==> flow/design.v <==
`timescale 1ns / 1ps
module adder(
    input [31:0] in_a, in_b,
    output [31:0] out
    );
    assign out = in_a + in_b;
endmodule
`timescale 1ns / 1ps
module pc(pc_cur, pc_nxt, clk, rst, StallF);
    input clk, rst;
    input StallF; 
    input [31:0] pc_nxt;
    output reg [31:0] pc_cur;
    always @(posedge clk or negedge rst) begin
        if (!rst) pc_cur <= 0;
        else if (StallF==0) pc_cur <= pc_nxt;
    end
endmodule
`timescale 1ns / 1ps
module FET_DEC_Reg(instrF, instrD, pcF, pcD, pc_plus4F, pc_plus4D, StallD, FlushD, clk,rst);
    input clk, rst;
    input StallD, FlushD;  
    input [31:0] instrF, pcF, pc_plus4F;
    output reg [31:0] instrD, pcD, pc_plus4D;
    always @(posedge clk or negedge rst) begin
        if (!rst) begin
            instrD <= 0;
            pcD <= 0;
            pc_plus4D <= 0;
        end
        else if (FlushD) begin
            instrD <= 0;
            pcD <= 0;
            pc_plus4D <= 0;
        end
        else if (StallD==0) begin
            instrD <= instrF;
            pcD <= pcF;
            pc_plus4D <= pc_plus4F;
        end
    end
endmodule
`timescale 1ns / 1ps
module fetch_cycle(clk, rst, pcTargetE, pcSrcE, instrD, pcD, pc_plus4D, StallF, StallD,FlushD, imem_addr, imem_data);
    input clk,rst;
    input pcSrcE;  
    input StallF, StallD, FlushD;  
    input [31:0] pcTargetE;
    output [31:0] instrD, pcD, pc_plus4D;
    output [31:0] imem_addr;
    input  [31:0] imem_data;
    wire [31:0] pc_nxt, pc_cur, pc_plus4F;
    wire [31:0] instrF;
    assign pc_nxt = (pcSrcE== 1'b0)? pc_plus4F : pcTargetE;
    pc program_counter (
                        .pc_nxt(pc_nxt),
                        .pc_cur(pc_cur),
                        .clk(clk),
                        .rst(rst),
                        .StallF(StallF)
                        );
    assign imem_addr = pc_cur;
    assign instrF    = imem_data;
    adder pc_adder (
                    .in_a(pc_cur),
                    .in_b(32'h00000004),
                    .out(pc_plus4F)
                    );
    FET_DEC_Reg F_D_Reg (
                         .instrF(instrF),
                         .instrD(instrD),
                         .pcF(pc_cur),
                         .pcD(pcD),
                         .pc_plus4F(pc_plus4F),
                         .pc_plus4D(pc_plus4D),
                         .StallD(StallD),
                         .FlushD(FlushD),
                         .clk(clk),
                         .rst(rst)
                         );
endmodule
`timescale 1ns / 1ps
module main_decoder(opcode, funct3, Branch, Jump, ResultSrc, MemWrite, ALUSrc, ImmSrc, MemSize, RegWrite, ALUop);
    input [6:0] opcode;
    input [2:0] funct3;
    output Branch, Jump, MemWrite, ALUSrc, RegWrite;
    output [1:0] ResultSrc, ImmSrc, ALUop;
    output reg [1:0] MemSize;
    reg [10:0] controles;
    assign {RegWrite,ImmSrc,ALUSrc,MemWrite,ResultSrc,Branch,ALUop,Jump}=controles;
    always @(*) begin
        MemSize=2'b00;
        case(opcode)
        7'b0000011: begin  
            controles = 11'b1_00_1_0_01_0_00_0;
            case(funct3)
            0: MemSize= 2'b01;  
            1: MemSize= 2'b10;  
            default: MemSize= 2'b11;  
            endcase
        end
        7'b0100011: begin  
            controles = 11'b0_01_1_1_00_0_00_0;
            case(funct3)
            0: MemSize= 2'b01;  
            1: MemSize= 2'b10;  
            default: MemSize= 2'b11;  
            endcase
        end
        7'b0110011: controles = 11'b1_00_0_0_00_0_10_0;  
        7'b1100011: controles = 11'b0_10_0_0_00_1_01_0;  
        7'b0010011: controles = 11'b1_00_1_0_00_0_10_0;  
        7'b1101111: controles = 11'b1_11_0_0_10_0_00_1;  
        default:    controles = 0;      
        endcase
    end
endmodule
`timescale 1ns / 1ps
module alu_decoder(ALUop, funct3, funct7_5, op5, ALUCtrl);
    input [1:0] ALUop;
    input funct7_5, op5;
    input [2:0] funct3;
    output reg [3:0] ALUCtrl;
    localparam      add=0,
                    sub=1,
                    AND=2,
                    OR=3,
                    XOR=4,
                    slt=5,
                    sltu=6,
                    sll=7,
                    srl=8,
                    sra=9;
    always @(*) begin
        ALUCtrl=0;
        case(ALUop)
        0: ALUCtrl = add;  
        1: ALUCtrl = sub;  
        2: begin
                case(funct3)
                0: ALUCtrl = (funct7_5 & op5)? sub:add;
                1: ALUCtrl = sll;
                2: ALUCtrl = slt;
                3: ALUCtrl = sltu;
                4: ALUCtrl = XOR;
                5: ALUCtrl = funct7_5? sra:srl;
                6: ALUCtrl = OR;
                7: ALUCtrl = AND;
                endcase
           end 
        endcase
    end
endmodule
`timescale 1ns / 1ps
module control_unit(op,funct3,funct7,RegWrite,ImmSrc,ALUSrc,MemWrite,ResultSrc,Branch,ALUCtrl,Jump,MemSize);
    input [6:0] op;
    input [2:0] funct3;
    input funct7;
    output Branch, Jump, MemWrite, ALUSrc, RegWrite;
    output [1:0] ResultSrc, ImmSrc, MemSize;
    output [3:0] ALUCtrl;
    wire [1:0] ALUop;
    main_decoder MainDec (
                          .opcode(op), 
                          .funct3(funct3), 
                          .Branch(Branch),
                          .Jump(Jump), 
                          .ResultSrc(ResultSrc), 
                          .MemWrite(MemWrite), 
                          .ALUSrc(ALUSrc), 
                          .ImmSrc(ImmSrc), 
                          .MemSize(MemSize), 
                          .RegWrite(RegWrite), 
                          .ALUop(ALUop)
                          );
    alu_decoder ALUDec (
                        .ALUop(ALUop), 
                        .funct3(funct3), 
                        .funct7_5(funct7), 
                        .op5(op[5]), 
                        .ALUCtrl(ALUCtrl)
                        );
endmodule
`timescale 1ns / 1ps
module register_file(clk,A1,A2,A3,WD3,WE3,RD1,RD2);
    input clk,WE3;
    input [4:0] A1,A2,A3;
    input [31:0] WD3;
    output [31:0] RD1,RD2;
    reg [31:0] reg_file [0:31];
    always @(negedge clk) begin
        if(WE3 && A3 != 0) reg_file[A3] <= WD3;
    end
    assign RD1 = (A1 == 0) ? 32'd0 : reg_file [A1];
    assign RD2 = (A2 == 0) ? 32'd0 : reg_file [A2];
endmodule
`timescale 1ns / 1ps
module imm_extend(imm, immSrc, immExt);
    input [24:0] imm;
    input [1:0] immSrc;
    output reg [31:0] immExt;
    always @(*) begin
        case(immSrc)
        0: immExt= {{20{imm[24]}}, imm[24:13]};  
        1: immExt= {{20{imm[24]}}, imm[24:18], imm[4:0]};  
        2: immExt= {{20{imm[24]}}, imm[0], imm[23:18], imm[4:1], 1'b0};  
        3: immExt= {{12{imm[24]}}, imm[12:5], imm[13], imm[23:14], 1'b0};  
        default: immExt=0;
        endcase
    end
endmodule
`timescale 1ns / 1ps
module DEC_EXC_Reg(RegWriteD,RegWriteE,ResultSrcD,ResultSrcE,MemWriteD,MemWriteE,JumpD,JumpE,
                   BranchD,BranchE,ALUCtrlD,ALUCtrlE,ALUSrcD,ALUSrcE,MemSizeD,MemSizeE,PCD,PCE,
                   Rs1D,Rs1E,Rs2D,Rs2E,RdD,RdE,ExtImmD,ExtImmE,PCPlus4D,PCPlus4E,StallE,FlushE,clk,rst,
                   RD1D,RD1E,RD2D,RD2E);
    input RegWriteD,MemWriteD,JumpD,BranchD,ALUSrcD,StallE,FlushE;
    input clk,rst;
    input [1:0] ResultSrcD,MemSizeD;
    input [3:0] ALUCtrlD;
    input [31:0] RD1D,RD2D,PCD,ExtImmD,PCPlus4D;
    input [4:0] Rs1D,Rs2D,RdD;
    output reg [4:0] Rs1E,Rs2E,RdE;
    output reg [31:0] RD1E,RD2E,PCE,ExtImmE,PCPlus4E;
    output reg [3:0] ALUCtrlE;
    output reg [1:0] ResultSrcE,MemSizeE;
    output reg RegWriteE,MemWriteE,JumpE,BranchE,ALUSrcE;
    always @(posedge clk or negedge rst) begin
        if (!rst) begin
            RegWriteE <= 0;
            ResultSrcE <= 0;
            MemWriteE <= 0;
            JumpE <= 0;
            BranchE <= 0;
            ALUCtrlE <= 0;
            ALUSrcE <= 0;
            MemSizeE <= 0;
            RD1E <= 0;
            RD2E <= 0;
            PCE <= 0;
            Rs1E <= 0;
            Rs2E <= 0;
            RdE <= 0;
            ExtImmE <= 0;
            PCPlus4E <= 0;
        end
        else if (FlushE) begin
            RegWriteE <= 0;
            ResultSrcE <= 0;
            MemWriteE <= 0;
            JumpE <= 0;
            BranchE <= 0;
            ALUCtrlE <= 0;
            ALUSrcE <= 0;
            MemSizeE <= 0;
            RD1E <= 0;
            RD2E <= 0;
            PCE <= 0;
            Rs1E <= 0;
            Rs2E <= 0;
            RdE <= 0;
            ExtImmE <= 0;
            PCPlus4E <= 0;
        end
        else begin
            if (StallE == 0) begin
                RegWriteE <= RegWriteD;
                ResultSrcE <= ResultSrcD;
                MemWriteE <= MemWriteD;
                JumpE <= JumpD;
                BranchE <= BranchD;
                ALUCtrlE <= ALUCtrlD;
                ALUSrcE <= ALUSrcD;
                MemSizeE <= MemSizeD;
                RD1E <= RD1D;
                RD2E <= RD2D;
                PCE <= PCD;
                Rs1E <= Rs1D;
                Rs2E <= Rs2D;
                RdE <= RdD;
                ExtImmE <= ExtImmD;
                PCPlus4E <= PCPlus4D;
            end
        end
    end
endmodule
`timescale 1ns / 1ps
module decode_cycle(clk,rst,instrD,pcD,pc_plus4D,  
                    RegWriteW,RdW,ResultW,  
                    StallE,FlushE,  
                    RegWriteE,ResultSrcE,MemWriteE,JumpE,BranchE,ALUCtrlE,ALUSrcE,MemSizeE,  
                    RD1E,RD2E,pcE,Rs1E,Rs2E,RdE,ExtImmE,pc_plus4E);  
    input  clk,rst,RegWriteW,StallE,FlushE;
    input  [4:0] RdW;
    input  [31:0] instrD, pcD, pc_plus4D, ResultW;
    output [1:0] ResultSrcE, MemSizeE;
    output [3:0] ALUCtrlE;
    output [4:0] Rs1E,Rs2E,RdE;
    output [31:0] RD1E,RD2E,pcE,ExtImmE,pc_plus4E;
    output RegWriteE,MemWriteE,JumpE,BranchE,ALUSrcE;
    wire        RegWriteD,MemWriteD,JumpD,BranchD,ALUSrcD;
    wire [1:0]  ResultSrcD, ImmSrcD, MemSizeD;
    wire [3:0]  ALUCtrlD;
    wire [31:0] RD1D,RD2D,PCD,ImmExtD;
    wire [4:0]  Rs1D,Rs2D,RdD;
    assign PCD  = pcD;
    assign Rs1D = instrD[19:15];
    assign Rs2D = instrD[24:20];
    assign RdD = instrD[11:7];
    control_unit ControlUnit(
                             .op(instrD[6:0]),
                             .funct3(instrD[14:12]),
                             .funct7(instrD[30]),
                             .RegWrite(RegWriteD),
                             .ImmSrc(ImmSrcD),
                             .ALUSrc(ALUSrcD),
                             .MemWrite(MemWriteD),
                             .ResultSrc(ResultSrcD),
                             .Branch(BranchD),
                             .ALUCtrl(ALUCtrlD),
                             .Jump(JumpD),
                             .MemSize(MemSizeD)
                             );
    register_file RegFile (
                           .clk(clk),
                           .A1(instrD[19:15]),
                           .A2(instrD[24:20]),
                           .A3(RdW),
                           .WD3(ResultW),
                           .WE3(RegWriteW),
                           .RD1(RD1D),
                           .RD2(RD2D)
                           );
    imm_extend ImmExt (
                       .imm(instrD[31:7]), 
                       .immSrc(ImmSrcD), 
                       .immExt(ImmExtD)
                       );
    DEC_EXC_Reg D_E_Reg (
                         .RegWriteD(RegWriteD),
                         .RegWriteE(RegWriteE),
                         .ResultSrcD(ResultSrcD),
                         .ResultSrcE(ResultSrcE),
                         .MemWriteD(MemWriteD),
                         .MemWriteE(MemWriteE),
                         .JumpD(JumpD),
                         .JumpE(JumpE),
                         .BranchD(BranchD),
                         .BranchE(BranchE),
                         .ALUCtrlD(ALUCtrlD),
                         .ALUCtrlE(ALUCtrlE),
                         .ALUSrcD(ALUSrcD),
                         .ALUSrcE(ALUSrcE),
                         .MemSizeD(MemSizeD),
                         .MemSizeE(MemSizeE),
                         .PCD(pcD),
                         .PCE(pcE),
                         .Rs1D(instrD[19:15]),
                         .Rs1E(Rs1E),
                         .Rs2D(instrD[24:20]),
                         .Rs2E(Rs2E),
                         .RdD(instrD[11:7]),
                         .RdE(RdE),
                         .ExtImmD(ImmExtD),
                         .ExtImmE(ExtImmE),
                         .PCPlus4D(pc_plus4D),
                         .PCPlus4E(pc_plus4E),
                         .StallE(StallE),
                         .FlushE(FlushE),
                         .RD1D(RD1D),
                         .RD1E(RD1E),
                         .RD2D(RD2D),
                         .RD2E(RD2E),
                         .clk(clk),
                         .rst(rst)
                         );
endmodule
`timescale 1ns / 1ps
module hazard_unit(Rs1D,Rs2D,Rs1E,Rs2E,RdE,PCSrcE,ResultSrcE0,RdM,RegWriteM,RdW,RegWriteW,proc_ready,PENABLE,IsPerM,  
                   StallF,StallD,StallE,StallM,FlushD,FlushE,FlushW,ForwardAE,ForwardBE  
                   );
        input            PCSrcE,ResultSrcE0,RegWriteM,RegWriteW,proc_ready,PENABLE,IsPerM;
        input      [4:0] Rs1D,Rs2D,Rs1E,Rs2E,RdE,RdM,RdW;
        output reg       StallF,StallD,StallE,StallM,FlushD,FlushE,FlushW;
        output reg [1:0] ForwardAE,ForwardBE;
        reg lwStall,perStall;
        always @(*) begin
            if ((Rs1E==RdM) && RegWriteM && Rs1E!=0) ForwardAE = 2'b10;  
            else if ((Rs1E==RdW) && RegWriteW && Rs1E!=0) ForwardAE = 2'b01;  
            else ForwardAE = 2'b00;
            if ((Rs2E==RdM) && RegWriteM && Rs2E!=0) ForwardBE = 2'b10;  
            else if ((Rs2E==RdW) && RegWriteW && Rs2E!=0) ForwardBE = 2'b01;  
            else ForwardBE = 2'b00;
            lwStall = ResultSrcE0 & ((Rs1D==RdE) | (Rs2D==RdE));
            perStall = !proc_ready;
            perStall = IsPerM && (!PENABLE || !proc_ready);
            {FlushE,FlushD,StallD,StallF,StallE,StallM,FlushW} = {lwStall|PCSrcE,PCSrcE,lwStall|perStall,lwStall|perStall,perStall,perStall,perStall};
         end
endmodule
`timescale 1ns / 1ps
module ALU(SrcA, SrcB, ALUResult, Zero, ALUCtrl);
    input [31:0] SrcA, SrcB;
    input [3:0] ALUCtrl;
    output reg [31:0] ALUResult;
    output Zero;
    assign Zero = (!(SrcA-SrcB))? 1 : 0;
    always @(*) begin
        ALUResult = 0;
        case(ALUCtrl)
        0:       ALUResult = SrcA + SrcB;                      
        1:       ALUResult = SrcA - SrcB;                      
        2:       ALUResult = SrcA & SrcB;                      
        3:       ALUResult = SrcA | SrcB;                      
        4:       ALUResult = SrcA ^ SrcB;                      
        5:       ALUResult = ($signed(SrcA) < $signed(SrcB));  
        6:       ALUResult = SrcA < SrcB;                      
        7:       ALUResult = SrcA << SrcB[4:0];                
        8:       ALUResult = SrcA >> SrcB[4:0];                
        9:       ALUResult = $signed(SrcA) >>> SrcB[4:0];              
        endcase
    end
endmodule
`timescale 1ns / 1ps
module EXE_MEM_Reg(clk,rst,RegWriteE,ResultSrcE,MemWriteE,MemSizeE,ALUResultE,WriteDataE,RdE,PCPlus4E,IsPerE,   
                           RegWriteM,ResultSrcM,MemWriteM,MemSizeM,ALUResultM,WriteDataM,RdM,PCPlus4M,IsPerM,    
                           StallM);  
    input             clk,rst;
    input             StallM;
    input             RegWriteE,MemWriteE,IsPerE;
    input      [1:0]  ResultSrcE, MemSizeE;
    input      [4:0]  RdE;
    input      [31:0] ALUResultE,WriteDataE,PCPlus4E;
    output reg        RegWriteM,MemWriteM,IsPerM;
    output reg [1:0]  ResultSrcM, MemSizeM;
    output reg [4:0]  RdM;
    output reg [31:0] ALUResultM,WriteDataM,PCPlus4M;
    always @(posedge clk or negedge rst) begin
        if(!rst) begin
            RegWriteM <= 0;
            ResultSrcM <= 0;
            MemWriteM <= 0;
            MemSizeM <= 0;
            ALUResultM <= 0;
            WriteDataM <= 0;
            RdM <= 0;
            PCPlus4M <= 0;
            IsPerM <= 0;
        end
        else begin
            if (StallM==0) begin
                RegWriteM <= RegWriteE;
                ResultSrcM <= ResultSrcE;
                MemWriteM <= MemWriteE;
                MemSizeM <= MemSizeE;
                ALUResultM <= ALUResultE;
                WriteDataM <= WriteDataE;
                RdM <= RdE;
                PCPlus4M <= PCPlus4E;
                IsPerM <= IsPerE;
            end
        end
    end    
endmodule
`timescale 1ns / 1ps
module execute_cycle(clk,rst,RegWriteE,ResultSrcE,MemWriteE,JumpE,BranchE,ALUCtrlE,ALUSrcE,ExtImmE,MemSizeE,  
                     RD1E,RD2E,PCE,Rs1E,Rs2E,RdE,PCPlus4E,ResultW,  
                     StallM,ForwardAE,ForwardBE,  
                     RegWriteM,ResultSrcM,MemWriteM,MemSizeM,ALUResultM,WriteDataM,RdM,PCPlus4M,PCTargetE,PCSrcE,IsPerM,transEn  
                     );
    input         clk,rst;
    input         RegWriteE,MemWriteE,JumpE,BranchE,ALUSrcE,StallM;
    input  [1:0]  ForwardAE, ForwardBE;
    input  [1:0]  ResultSrcE,MemSizeE;
    input  [3:0]  ALUCtrlE;
    input  [4:0]  Rs1E,Rs2E,RdE;
    input  [31:0] RD1E,RD2E,PCE,ExtImmE,PCPlus4E,ResultW;
    output        RegWriteM,MemWriteM,PCSrcE;
    output [1:0]  ResultSrcM, MemSizeM;
    output [4:0]  RdM;
    output [31:0] ALUResultM,WriteDataM,PCPlus4M,PCTargetE;
    output        transEn, IsPerM;  
    wire        ZeroE;
    reg         IsPerE;
    reg  [31:0] SrcAE,SrcBE,SrcBE_WriteDataE;
    wire [31:0] WriteDataE,ALUResultE,ALUResultM_in;
    always @(*) begin
        SrcAE = 0;
        SrcBE = 0;
        SrcBE_WriteDataE = 0;
        IsPerE = 0;
        case (ForwardAE)
        0: SrcAE = RD1E;
        1: SrcAE = ResultW;
        2: SrcAE = ALUResultM_in;
        endcase
        case (ForwardBE)
        0: SrcBE_WriteDataE = RD2E;
        1: SrcBE_WriteDataE = ResultW;
        2: SrcBE_WriteDataE = ALUResultM_in;
        endcase
        case (ALUSrcE)
        0: SrcBE = SrcBE_WriteDataE;
        1: SrcBE = ExtImmE;
        endcase
        if ((ResultSrcE[0] || MemWriteE))
            if(ALUResultE > 511)
                IsPerE = 1;
    end 
    ALU ALU(
            .SrcA(SrcAE),
            .SrcB(SrcBE),
            .ALUResult(ALUResultE),
            .Zero(ZeroE),
            .ALUCtrl(ALUCtrlE)
            );
    adder PCTargetAdder (
                         .in_a(PCE),
                         .in_b(ExtImmE),
                         .out(PCTargetE)
                         );
    EXE_MEM_Reg E_M_Reg (
                         .clk(clk),
                         .rst(rst),
                         .RegWriteE(RegWriteE),
                         .ResultSrcE(ResultSrcE),
                         .MemWriteE(MemWriteE),
                         .MemSizeE(MemSizeE),
                         .ALUResultE(ALUResultE),
                         .WriteDataE(WriteDataE),
                         .RdE(RdE),
                         .PCPlus4E(PCPlus4E),
                         .RegWriteM(RegWriteM),
                         .ResultSrcM(ResultSrcM),
                         .MemWriteM(MemWriteM),
                         .MemSizeM(MemSizeM),
                         .ALUResultM(ALUResultM),
                         .WriteDataM(WriteDataM),
                         .RdM(RdM),
                         .PCPlus4M(PCPlus4M),
                         .IsPerM(IsPerM),
                         .IsPerE(IsPerE),
                         .StallM(StallM)
                         );
    assign WriteDataE = SrcBE_WriteDataE;
    assign PCSrcE = (ZeroE & BranchE) | JumpE;
    assign ALUResultM_in = ALUResultM;
    assign transEn = IsPerE;
endmodule
`timescale 1ns / 1ps
module MEM_WB_Reg(clk,rst,RegWriteM,ResultSrcM,ALUResultM,ReadDataM,RdM,PCPlus4M,  
                          RegWriteW,ResultSrcW,ALUResultW,ReadDataW,RdW,PCPlus4W,  
                          FlushW  
                  );
    input             clk,rst;
    input             FlushW;
    input             RegWriteM;
    input      [1:0]  ResultSrcM;
    input      [4:0]  RdM;
    input      [31:0] ALUResultM,ReadDataM,PCPlus4M;    
    output reg        RegWriteW;
    output reg [1:0]  ResultSrcW;
    output reg [4:0]  RdW;
    output reg [31:0] ALUResultW,ReadDataW,PCPlus4W;
    always @(posedge clk or negedge rst) begin
        if (!rst) begin
            RegWriteW <= 0;
            ResultSrcW <= 0;
            RdW <= 0;
            ALUResultW <= 0;
            ReadDataW <= 0;
            PCPlus4W <= 0;
        end
        else if (FlushW) begin
            RegWriteW <= 0;
            ResultSrcW <= 0;
            RdW <= 0;
            ALUResultW <= 0;
            ReadDataW <= 0;
            PCPlus4W <= 0;
        end
        else begin
            RegWriteW <= RegWriteM;
            ResultSrcW <=  ResultSrcM;
            RdW <= RdM;
            ALUResultW <= ALUResultM;
            ReadDataW <= ReadDataM;
            PCPlus4W <= PCPlus4M;
        end
    end
endmodule
`timescale 1ns / 1ps
module memory_cycle(RegWriteM,ResultSrcM,MemWriteM,MemSizeM,  
                    clk,rst,ALUResultM,WriteDataM,RdM,PCPlus4M,IsPerM,  
                    RegWriteW,ResultSrcW,ALUResultW,ReadDataW,RdW,PCPlus4W,  
                    FlushW,  
                    dmem_addr,dmem_wdata,dmem_we,dmem_size,dmem_rdata  
                    );
    input         clk,rst;
    input         FlushW;
    input         RegWriteM,MemWriteM,IsPerM;
    input  [1:0]  ResultSrcM,MemSizeM;
    input  [4:0]  RdM;
    input  [31:0] ALUResultM,WriteDataM,PCPlus4M;
    output        RegWriteW;
    output [1:0]  ResultSrcW;
    output [4:0]  RdW;
    output [31:0] ALUResultW,ReadDataW,PCPlus4W;
    output [31:0] dmem_addr, dmem_wdata;
    output        dmem_we;
    output [1:0]  dmem_size;
    input  [31:0] dmem_rdata;
    wire [31:0] ReadDataM, RD;
    assign dmem_addr  = ALUResultM;
    assign dmem_wdata = WriteDataM;
    assign dmem_we    = MemWriteM;
    assign dmem_size  = MemSizeM;
    assign RD = (MemSizeM==1)? {{24{dmem_rdata[7]}},dmem_rdata[7:0]}:
                (MemSizeM==2)? {{16{dmem_rdata[15]}},dmem_rdata[15:0]}:
                dmem_rdata;
    assign ReadDataM = RD;
    MEM_WB_Reg M_WB_Reg(
                        .clk(clk),
                        .rst(rst),
                        .RegWriteM(RegWriteM),
                        .ResultSrcM(ResultSrcM),
                        .ALUResultM(ALUResultM),
                        .ReadDataM(ReadDataM),
                        .RdM(RdM),
                        .PCPlus4M(PCPlus4M),
                        .RegWriteW(RegWriteW),
                        .ResultSrcW(ResultSrcW),
                        .ALUResultW(ALUResultW),
                        .ReadDataW(ReadDataW),
                        .RdW(RdW),
                        .PCPlus4W(PCPlus4W),
                        .FlushW(FlushW)
                       );
endmodule
`timescale 1ns / 1ps
module writeback_cycle(RegWriteW,ResultSrcW,  
                       ALUResultW,ReadDataW,RdW,PCPlus4W,  
                       ResultW  
                       );
    input             RegWriteW;
    input      [1:0]  ResultSrcW;
    input      [4:0]  RdW;
    input      [31:0] ALUResultW,ReadDataW,PCPlus4W;
    output reg [31:0] ResultW;
    always@(*) begin
        case(ResultSrcW)
        0: ResultW = ALUResultW;
        1: ResultW = ReadDataW;
        2: ResultW = PCPlus4W;
        3: ResultW = 0;
        endcase
    end
endmodule
`timescale 1ns / 1ps
module rv32i_core(clk,rst,imem_data,dmem_rdata,  
                  imem_addr,dmem_addr,dmem_wdata,dmem_we,dmem_size  
                  );
    input         clk,rst;
    input  [31:0] imem_data;
    input  [31:0] dmem_rdata;
    output [31:0] imem_addr;
    output [31:0] dmem_addr;
    output [31:0] dmem_wdata;
    output        dmem_we;
    output [1:0]  dmem_size;
    wire        StallF,StallD,StallE,StallM,FlushD,FlushE,FlushW;
    wire [1:0]  ForwardAE,ForwardBE;
    wire        PCSrcE;
    wire [31:0] instrD,PCD,PCPlus4D;
    wire        RegWriteE,MemWriteE,JumpE,BranchE,ALUSrcE;
    wire [1:0]  ResultSrcE, MemSizeE;
    wire [3:0]  ALUCtrlE;
    wire [4:0]  Rs1E,Rs2E,RdE;
    wire [31:0] RD1E,RD2E,PCE,ExtImmE,PCPlus4E;
    wire        RegWriteM,MemWriteM,IsPerM;
    wire [1:0]  ResultSrcM, MemSizeM;
    wire [4:0]  RdM;
    wire [31:0] ALUResultM,WriteDataM,PCPlus4M,PCTargetE;
    wire        RegWriteW;
    wire [1:0]  ResultSrcW;
    wire [4:0]  RdW;
    wire [31:0] ALUResultW,ReadDataW,PCPlus4W;
    wire [31:0] ResultW;
    hazard_unit Hazard_Unit (
                             .Rs1D(instrD[19:15]),
                             .Rs2D(instrD[24:20]),
                             .Rs1E(Rs1E),
                             .Rs2E(Rs2E),
                             .RdE(RdE),
                             .PCSrcE(PCSrcE),
                             .ResultSrcE0(ResultSrcE[0]),
                             .RdM(RdM),
                             .RegWriteM(RegWriteM),
                             .RdW(RdW),
                             .RegWriteW(RegWriteW),
                             .proc_ready(1'b1),
                             .PENABLE(1'b1),
                             .IsPerM(1'b0), 
                             .StallF(StallF),
                             .StallD(StallD),
                             .StallE(StallE),
                             .StallM(StallM),
                             .FlushD(FlushD),
                             .FlushE(FlushE),
                             .FlushW(FlushW),
                             .ForwardAE(ForwardAE),
                             .ForwardBE(ForwardBE)
                            );
    fetch_cycle Fetch (
                       .clk(clk),
                       .rst(rst),
                       .pcTargetE(PCTargetE),
                       .pcSrcE(PCSrcE),
                       .instrD(instrD),
                       .pcD(PCD),
                       .pc_plus4D(PCPlus4D),
                       .StallF(StallF),
                       .StallD(StallD),
                       .FlushD(FlushD),
                       .imem_addr(imem_addr),
                       .imem_data(imem_data)
                       );
       decode_cycle Decode (
                            .clk(clk),
                            .rst(rst),
                            .instrD(instrD),
                            .pcD(PCD),
                            .pc_plus4D(PCPlus4D), 
                            .RegWriteW(RegWriteW),
                            .RdW(RdW),
                            .ResultW(ResultW), 
                            .StallE(StallE),
                            .FlushE(FlushE), 
                            .RegWriteE(RegWriteE),
                            .ResultSrcE(ResultSrcE),
                            .MemWriteE(MemWriteE),
                            .JumpE(JumpE),
                            .BranchE(BranchE),
                            .ALUCtrlE(ALUCtrlE),
                            .ALUSrcE(ALUSrcE),
                            .MemSizeE(MemSizeE), 
                            .RD1E(RD1E),
                            .RD2E(RD2E),
                            .pcE(PCE),
                            .Rs1E(Rs1E),
                            .Rs2E(Rs2E),
                            .RdE(RdE),
                            .ExtImmE(ExtImmE),
                            .pc_plus4E(PCPlus4E)
                            ); 
       execute_cycle Execute (
                              .clk(clk),
                              .rst(rst),
                              .RegWriteE(RegWriteE),
                              .ResultSrcE(ResultSrcE),
                              .MemWriteE(MemWriteE),
                              .JumpE(JumpE),
                              .BranchE(BranchE),
                              .ALUCtrlE(ALUCtrlE),
                              .ALUSrcE(ALUSrcE),
                              .ExtImmE(ExtImmE),
                              .MemSizeE(MemSizeE),
                              .RD1E(RD1E),
                              .RD2E(RD2E),
                              .PCE(PCE),
                              .Rs1E(Rs1E),
                              .Rs2E(Rs2E),
                              .RdE(RdE),
                              .PCPlus4E(PCPlus4E),
                              .ResultW(ResultW), 
                              .StallM(StallM),
                              .ForwardAE(ForwardAE),
                              .ForwardBE(ForwardBE), 
                              .RegWriteM(RegWriteM),
                              .ResultSrcM(ResultSrcM),
                              .MemWriteM(MemWriteM),
                              .MemSizeM(MemSizeM),
                              .ALUResultM(ALUResultM),
                              .WriteDataM(WriteDataM),
                              .RdM(RdM),
                              .PCPlus4M(PCPlus4M),
                              .PCTargetE(PCTargetE),  
                              .PCSrcE(PCSrcE),  
                              .IsPerM(),
                              .transEn()
                             );
       memory_cycle Memory (
                            .RegWriteM(RegWriteM),
                            .ResultSrcM(ResultSrcM),
                            .MemWriteM(MemWriteM),
                            .MemSizeM(MemSizeM), 
                            .clk(clk),
                            .rst(rst),
                            .ALUResultM(ALUResultM),
                            .WriteDataM(WriteDataM),
                            .RdM(RdM),
                            .PCPlus4M(PCPlus4M),
                            .IsPerM(1'b0),
                            .FlushW(FlushW),
                            .RegWriteW(RegWriteW),  
                            .ResultSrcW(ResultSrcW),
                            .ALUResultW(ALUResultW),
                            .ReadDataW(ReadDataW),
                            .RdW(RdW),  
                            .PCPlus4W(PCPlus4W),
                            .dmem_addr(dmem_addr),
                            .dmem_wdata(dmem_wdata),
                            .dmem_we(dmem_we),
                            .dmem_size(dmem_size),
                            .dmem_rdata(dmem_rdata)
                           );
    writeback_cycle Write_Back (
                                .RegWriteW(RegWriteW),
                                .ResultSrcW(ResultSrcW), 
                                .ALUResultW(ALUResultW),
                                .ReadDataW(ReadDataW),
                                .RdW(RdW),
                                .PCPlus4W(PCPlus4W), 
                                .ResultW(ResultW)  
                           );
endmodule
# From RTL to reports: rv32i_core
# Tool output for the design above before and after an edit, in the order of the flow.
# "before" refers to lines of the RTL above, "after" to lines of the edited file.
# "delta": "after" minus "before" as printed here. "change_rel_pct": 100 x difference / "before".
# Cell names lack the library's common part.
# The mark -- stands for no value.
[setup]
top = "rv32i_core"
clock = "clk"
library = "sky130hd"
lib_corner = "tt_025C_1v80"

# Diff
# Unified diff, file above to edited file.
# A script made this edit. It changes what the design does and was not meant as an optimisation.
# begin of diff
@@ -190,5 +190,5 @@
     reg [31:0] reg_file [0:31];
     always @(negedge clk) begin
-        if(WE3 && A3 != 0) reg_file[A3] <= WD3;
+        if(WE3 || A3 != 0) reg_file[A3] <= WD3;
     end
     assign RD1 = (A1 == 0) ? 32'd0 : reg_file [A1];
# end of diff

# Word-level counts
# Yosys after proc, flatten, opt, wreduce and memory -nomap, before mapping. Memory bits, and registers merged into a memory's read port (data or address), are not among the register bits. Print and check cells are not counted.
# Memory sizes are those after Yosys's memory passes, which may raise the word count (mostly to a power of two), join words into wider ones and drop unused or constant bits.
[op_classes]
columns = ["element", "before", "after", "delta", "change_rel_pct"]
rows = [
  ["addsub", 4, 4, 0, 0.00],
  ["equal", 43, 43, 0, 0.00],
  ["cmp", 2, 2, 0, 0.00],
  ["shift", 3, 3, 0, 0.00],
  ["n_logic", 10, 10, 0, 0.00],
  ["muxes", 48, 48, 0, 0.00],
  ["reduce_and_logical", 22, 22, 0, 0.00],
]
[ops]
columns = ["cell", "before", "after", "delta", "change_rel_pct"]
rows = [
  ["logical AND 1 bit", 9, 8, -1, -11.11],
  ["logical OR 1 bit", 0, 1, 1, "--"],
]
# Operator kinds equal on both sides are left out: 48.
[word_totals]
columns = ["element", "before", "after", "delta", "change_rel_pct"]
rows = [
  ["regBits", 527, 527, 0, 0.00],
  ["ramBits", 1024, 1024, 0, 0.00],
  ["output_inout_bits", 99, 99, 0, 0.00],
  ["memories", 1, 1, 0, 0.00],
  ["inputBits", 66, 66, 0, 0.00],
]
[memory_table]
columns = ["element", "before", "after"]
rows = [
  ["memory_list", "Decode.RegFile.reg_file 32 x 32 bit 2R1W", "Decode.RegFile.reg_file 32 x 32 bit 2R1W"],
]

# Logic depth
# Depth = most cells in a row (Yosys ltp): at word level without a register or memory, in the mapped netlist without a sequential cell, where the memories' decode and read muxes count.
[logic_depth]
columns = ["element", "before", "after", "delta", "change_rel_pct"]
rows = [
  ["word_depth", 15, 15, 0, 0.00],
  ["abc_area", "0", "0", "--", "--"],
  ["ltp_mapped", 26, 26, 0, 0.00],
  ["mapped_depth_nobuf", 20, 20, 0, 0.00],
]

# Netlist
# Source: synth_stat.txt of the flow (Yosys; design flattened, memories mapped). It holds for the ABC_AREA given above (unset counts as 0); a run with the other value may have another netlist.
[by_type]
columns = ["cell_type", "before", "after", "delta", "change_rel_pct"]
rows = [
  ["mux2i_1", 187, 299, 112, 59.89],
  ["and2_1", 10, 100, 90, 900.00],
  ["and3_1", 110, 21, -89, -80.91],
  ["a22oi_1", 83, 9, -74, -89.16],
  ["o22ai_1", 56, 21, -35, -62.50],
  ["a21oi_1", 218, 250, 32, 14.68],
  ["clkbuf_1", 256, 226, -30, -11.72],
  ["o21ai_0", 214, 235, 21, 9.81],
  ["nand2_1", 456, 440, -16, -3.51],
  ["nand4_1", 29, 13, -16, -55.17],
  ["nor4_1", 23, 8, -15, -65.22],
  ["nor2b_1", 30, 17, -13, -43.33],
  ["nand2b_1", 33, 22, -11, -33.33],
  ["a221oi_1", 23, 12, -11, -47.83],
  ["or4_1", 2, 13, 11, 550.00],
  ["mux2_2", 39, 49, 10, 25.64],
  ["a2111oi_0", 12, 2, -10, -83.33],
  ["a22o_1", 12, 2, -10, -83.33],
]
# Cell types equal on both sides are left out: 19.
# The list need not be complete.
[synth_totals]
columns = ["element", "before", "after", "delta", "change_rel_pct"]
rows = [
  ["ffs", 1541, 1541, 0, 0.00],
  ["synth_area_um2", 77594.4, 77792.1, 197.7, 0.25],
  ["stdcells", 5397, 5370, -27, -0.50],
  ["seqArea_um2", 43688.2, 43688.2, 0.0, 0.00],
]
# The figures by module come from a second, unflattened synthesis with its own total; it is not the netlist above.
[hier_totals]
columns = ["element", "before", "after", "delta", "change_rel_pct"]
rows = [
  ["cells_unflattened", 6176, 6194, 18, 0.29],
  ["hier_area_um2", 84946.5, 84976.5, 30.0, 0.04],
]
# Rows give one instance, submodules left out.
[by_module_before]
columns = ["module", "area_um2", "cells", "instances"]
rows = [
  ["register_file", 47005.1, 2280, 1],
  ["ALU", 8677.1, 1372, 1],
  ["DEC_EXC_Reg", 7596.0, 606, 1],
  ["EXE_MEM_Reg", 4078.9, 228, 1],
  ["FET_DEC_Reg", 3910.0, 310, 1],
  ["adder", 1720.4, 232, 2],
  ["MEM_WB_Reg", 3325.7, 219, 1],
  ["execute_cycle", 2013.2, 231, 1],
  ["pc", 1345.0, 68, 1],
  ["memory_cycle", 1158.6, 137, 1],
  ["writeback_cycle", 787.0, 77, 1],
  ["fetch_cycle", 551.8, 38, 1],
  ["hazard_unit", 447.9, 60, 1],
  ["imm_extend", 322.8, 39, 1],
]
# before: Modules not listed: 5.
[by_module_after]
columns = ["module", "area_um2", "cells", "instances"]
rows = [
  ["register_file", 47035.1, 2298, 1],
  ["ALU", 8677.1, 1372, 1],
  ["DEC_EXC_Reg", 7596.0, 606, 1],
  ["EXE_MEM_Reg", 4078.9, 228, 1],
  ["FET_DEC_Reg", 3910.0, 310, 1],
  ["adder", 1720.4, 232, 2],
  ["MEM_WB_Reg", 3325.7, 219, 1],
  ["execute_cycle", 2013.2, 231, 1],
  ["pc", 1345.0, 68, 1],
  ["memory_cycle", 1158.6, 137, 1],
  ["writeback_cycle", 787.0, 77, 1],
  ["fetch_cycle", 551.8, 38, 1],
  ["hazard_unit", 447.9, 60, 1],
  ["imm_extend", 322.8, 39, 1],
]
# after: Modules not listed: 5.

# Measured runs
# Runs of the flow (Yosys, OpenROAD) on both versions; the two runs of a pair have the same settings. The constraints put input and output delay at 20% of the set period each and load the outputs with 0.01 pF.
[flow_settings_pair_1]
CORE_UTILIZATION = 40
period_ns = 7.86
CAP_MARGIN = 20
CORE_MARGIN = 2
SLEW_MARGIN = 20
[measured_pair_1]
columns = ["element", "before", "after", "delta", "change_rel_pct"]
rows = [
  ["achievedPeriod_ns", 7.652, 7.411, -0.241, -3.15],
  ["timing.setup.tns_ns", 0.000, 0.000, 0.000, "--"],
  ["layout_utilization_frac", 0.484, 0.485, 0.001, "--"],
  ["final_stdcell_area_um2", 93191.9, 93531.0, 339.1, 0.36],
  ["die_um2", 197527.0, 198025.0, 498.0, 0.25],
  ["timing.hold.ws_ns", 0.317, 0.345, 0.028, "--"],
  ["yosys.chip_area_um2", 77594.4, 77792.1, 197.7, 0.25],
  ["setup_ws_ns", 0.208, 0.449, 0.241, "--"],
  ["totalPower_uw", 26773, 28042, 1269, 4.74],
]
[flow_settings_pair_2]
CAP_MARGIN = 0
CELL_PAD_IN_SITES_DETAIL_PLACEMENT = 0
CELL_PAD_IN_SITES_GLOBAL_PLACEMENT = 0
CORE_UTILIZATION = 60
HOLD_SLACK_MARGIN = 0.2
MAX_ROUTING_LAYER = "met4"
PLACE_DENSITY = 0.91
SETUP_SLACK_MARGIN = 0.62
period_ns = 6.31
CORE_MARGIN = 2
SLEW_MARGIN = 20
[measured_pair_2]
columns = ["element", "before", "after", "delta", "change_rel_pct"]
rows = [
  ["achievedPeriod_ns", 6.298, 6.141, -0.157, -2.49],
  ["timing.setup.tns_ns", 0.000, 0.000, 0.000, "--"],
  ["layout_utilization_frac", 0.749, 0.754, 0.005, "--"],
  ["final_stdcell_area_um2", 95821.9, 97350.9, 1529.0, 1.60],
  ["die_um2", 132216.0, 132551.0, 335.0, 0.25],
  ["timing.hold.ws_ns", 0.326, 0.322, -0.004, "--"],
  ["yosys.chip_area_um2", 77594.4, 77792.1, 197.7, 0.25],
  ["setup_ws_ns", 0.012, 0.169, 0.157, "--"],
  ["totalPower_uw", 35799, 37974, 2175, 6.08],
]
# "achievedPeriod_ns" = clock period - worst setup slack. The figure is calculated, with input and output delays left at 20% of the set period.
# "totalPower_uw": no workload was simulated; the value follows from the tool's default switching activity.
